==> flow/design.v <==
module top#(parameter m = 7)(
    input clk,
    input signed [m-1:0]noise_in,
    output reg signed [2*m-1:0]filter_out
);
    localparam signed [m-1:0] tap0 = 5;
    localparam signed [m-1:0] tap1 = 8;
    localparam signed [m-1:0] tap2 = 11;
    localparam signed [m-1:0] tap3 = 15;
    localparam signed [m-1:0] tap4 = 17;
    localparam signed [m-1:0] tap5 = 18;
    localparam signed [m-1:0] tap6 = 17;
    localparam signed [m-1:0] tap7 = 15;
    localparam signed [m-1:0] tap8 = 11;
    localparam signed [m-1:0] tap9 = 8;
    localparam signed [m-1:0] tap10 = 5;
    reg signed [m-1:0] register_0;
    reg signed [m-1:0] register_1;
    reg signed [m-1:0] register_2;
    reg signed [m-1:0] register_3;
    reg signed [m-1:0] register_4;
    reg signed [m-1:0] register_5;
    reg signed [m-1:0] register_6;
    reg signed [m-1:0] register_7;
    reg signed [m-1:0] register_8;
    reg signed [m-1:0] register_9;
    always@(posedge clk) begin
        register_0 <= noise_in;
        register_1 <= register_0;
        register_2 <= register_1;
        register_3 <= register_2;
        register_4 <= register_3;
        register_5 <= register_4;
        register_6 <= register_5;
        register_7 <= register_6;
        register_8 <= register_7;
        register_9 <= register_8;  
        filter_out <=  noise_in * tap0 +
                            register_0 * tap1 +
                            register_1 * tap2 +
                            register_2 * tap3 +
                            register_3 * tap4 +
                            register_4 * tap5 +
                            register_5 * tap6 +
                            register_6 * tap7 +
                            register_7 * tap8 +
                            register_8 * tap9 +
                            register_9 * tap10;
    end
endmodule
# Step by step through the tools: top
# Tool output for the design above, in the order of the flow.
# Line numbers count from 1 in the design file above.
# Cell names lack the library's common part.
# The mark - stands for no value.
# setup
design	top
clock	clk
lib	sky130hd
lib_corner	tt_025C_1v80

# Word-level counts
# Counts by Yosys on the flattened word-level netlist (proc, flatten, opt, wreduce; memories kept). Register bits leave out memories and registers merged into their read ports (data or address); mux counts leave out enables and synchronous resets folded into registers. Print and check cells are left out. Cells with the same type and inputs are merged into one.
# bits
register_bits	84
out_inout_bits	14
# op_classes
addsub	10
mul	9
# ops
op	count
7-bit by 5-bit multiplier with 12-bit output (second input constant)	5
7-bit by 6-bit multiplier with 13-bit output (second input constant)	2
7-bit by 4-bit multiplier with 11-bit output (second input constant)	2
14-bit by 13-bit adder with 14-bit output	3
14-bit by 12-bit adder with 14-bit output	2
13-bit by 12-bit adder with 14-bit output	1
14-bit by 10-bit adder with 14-bit output	1
14-bit by 11-bit adder with 14-bit output	1
12-bit by 12-bit adder with 13-bit output	1
11-bit by 10-bit adder with 12-bit output	1

# Longest topological paths
# Yosys ltp: most cells in a row. Word level: on the elaborated netlist, between registers, memories and ports. Mapped: between sequential cells and ports; inverters and the memories' decode and read muxes count.
# logic_depth
word_depth	11
abc_area	0
ltp_mapped	24
mapped_depth_nobuf	24

# Netlist
# The flow's flattened synthesis, as Yosys stat reports it; memories are mapped. The netlist is that of the ABC_AREA named above (0 if unset); the other value can give another one.
# synth_totals
mapped_cells	837
synth_area_um2	9252.6
flip_flops	84
# types
cell_type	count
fa_1	186
ha_1	163
dfxtp_1	84
inv_1	311
xnor2_1	25
xor2_1	7
a21oi_1	11
o21ai_0	9
nor2_1	8
and2_1	4
or2_2	4
a21o_1	3
xnor3_1	1
a211oi_1	2
nand2_1	4
nand3b_1	2
o21a_1	2
nor2b_1	2
# Not listed: further types 8, cells in them 9.

# Path before layout
# Path of least setup slack by OpenSTA after synthesis, without wires, with an ideal clock, recovery checks aside; 20% of the period is set as input and as output delay. Where synthesis merged equal registers, the netlist keeps one of their names.
# synth_timing
path_kind	input port to flip-flop
startpoint	input noise_in[6]
endpoint	register filter_out[11]
tclk_ns	10.0
arrival_ns	7.816
setup_slack_ns	2.112
path_delay_ns	5.888
driving_pins	22
synth_period_reached_ns	7.888
# "path_delay_ns" = arrival - input delay + setup time.
# "driving_pins": output pins that drive a net of the path, with the launching flip-flop's if there is one; two outputs of one cell count as two.
# "synth_period_reached_ns" = period - worst setup slack (recovery checks aside). The figure is calculated, with input and output delays left at 20% of the set period.
# The rows between start and end are the longest chain of elaborated cells between them; the timing report does not say that the signal goes this way. Where chains are equally long, one stands for them.
# A line is the first line of the expression or statement that the cell stems from. Yosys adds cells for indexed reads and writes and turns some case tables into memories.
# synth_via
path_cell_list	inv_1 > fa_1 > inv_1 > ha_1 > fa_1 > fa_1 > inv_1 > fa_1 > inv_1 > fa_1 > fa_1 > fa_1 > inv_1 > fa_1 > inv_1 > ha_1 > and2_1 > o21ai_0 > nand3b_1 > a21o_1 > a21oi_1 > xnor2_1
elab_chain_cells	11
# synth_lines
item	line_no	rtl
start: declaration	3	input signed [m-1:0]noise_in,
7-bit by 4-bit multiplier with 11-bit output	38	filter_out <=  noise_in * tap0 +
11-bit by 10-bit adder with 12-bit output	38
12-bit by 12-bit adder with 13-bit output	38
13-bit by 12-bit adder with 14-bit output	38
14-bit by 13-bit adder with 14-bit output x3	38
14-bit by 12-bit adder with 14-bit output x2	38
14-bit by 10-bit adder with 14-bit output	38
14-bit by 11-bit adder with 14-bit output	38
end: assignment	38
end: declaration	4	output reg signed [2*m-1:0]filter_out

# Path in the finished layout
# From the final timing report of job 1: the path of least setup slack in the routed layout; clock arrival at registers is part of the times.
# layout_timing
path_kind	input port to flip-flop
startpoint	input noise_in[6]
endpoint	register filter_out[13]
tclk_ns	5.21
arrival_ns	6.85
setup_slack_ns	-1.40
driving_pins	21
# The rows between start and end are the longest chain of elaborated cells between them; the timing report does not say that the signal goes this way. Where chains are equally long, one stands for them.
# layout_via
path_cell_list	buf_8 > buf_6 > fa_1 > ha_1 > inv_2 > fa_1 > inv_2 > fa_1 > inv_2 > fa_1 > fa_1 > fa_1 > fa_1 > fa_2 > inv_2 > ha_4 > a2111oi_4 > nand3_2 > a21oi_2 > xnor2_1 > xnor2_1
elab_chain_cells	11
# layout_lines
item	line_no	rtl
start: declaration	3	input signed [m-1:0]noise_in,
7-bit by 4-bit multiplier with 11-bit output	38	filter_out <=  noise_in * tap0 +
11-bit by 10-bit adder with 12-bit output	38
12-bit by 12-bit adder with 13-bit output	38
13-bit by 12-bit adder with 14-bit output	38
14-bit by 13-bit adder with 14-bit output x3	38
14-bit by 12-bit adder with 14-bit output x2	38
14-bit by 10-bit adder with 14-bit output	38
14-bit by 11-bit adder with 14-bit output	38
end: assignment	38
end: declaration	4	output reg signed [2*m-1:0]filter_out

# Module top, platform sky130hd: 3 stored runs of the flow (Yosys, OpenROAD) with differing settings, in no particular order. Input and output delays are each 20% of the period that was set; the output load is 0.01 pF.
# By "timing.achieved_period_ns" is meant the clock period of the run minus its worst setup slack. This is arithmetic on one report: input and output delays are still those of the set period (20% each).
# By "worst_path_allowed_less_slack_ns" is meant the share of the clock period that the worst setup path is allowed (20% is reserved at inputs, 20% at outputs), minus its slack. Clock arrival times at its registers enter into it.
# A setting shown as . is not set for that run.
run	CORE_ASPECT_RATIO	CORE_MARGIN	CORE_UTILIZATION	CTS_CLUSTER_DIAMETER	CTS_CLUSTER_SIZE	MAX_ROUTING_LAYER	PLACE_DENSITY	SLEW_MARGIN	period_ns	CAP_MARGIN	CELL_PAD_IN_SITES_GLOBAL_PLACEMENT	GPL_TIMING_DRIVEN	HOLD_SLACK_MARGIN	MIN_ROUTING_LAYER	final_die_area_um2	total_negative_slack_ns	yosys_chip_area_um2	hold_ws_ns	fin_util_pct	setup_ws_ns	timing.achieved_period_ns	finish.stdcell_area_um2	worst_path_allowed_less_slack_ns	timing.worst_path_kind
job 1	0.6	6	34	384	31	met4	0.52	10	5.21	20	.	.	.	.	31446.3	-11.019	9252.6	0.345	42.7	-1.403	6.613	11352.1	5.57	input port to flip-flop
job 2	1.55	2	40	201	28	met4	0.54	15	10.0	20	1	0	-0.06	met2	24393.0	0.000	9252.6	0.353	44.5	1.222	8.778	10134.7	6.78	input port to flip-flop
job 3	.	2	40	166	.	.	.	20	10.0	20	.	0	.	.	24364.1	0.000	9252.6	0.353	44.7	1.276	8.724	10126.0	6.72	input port to flip-flop
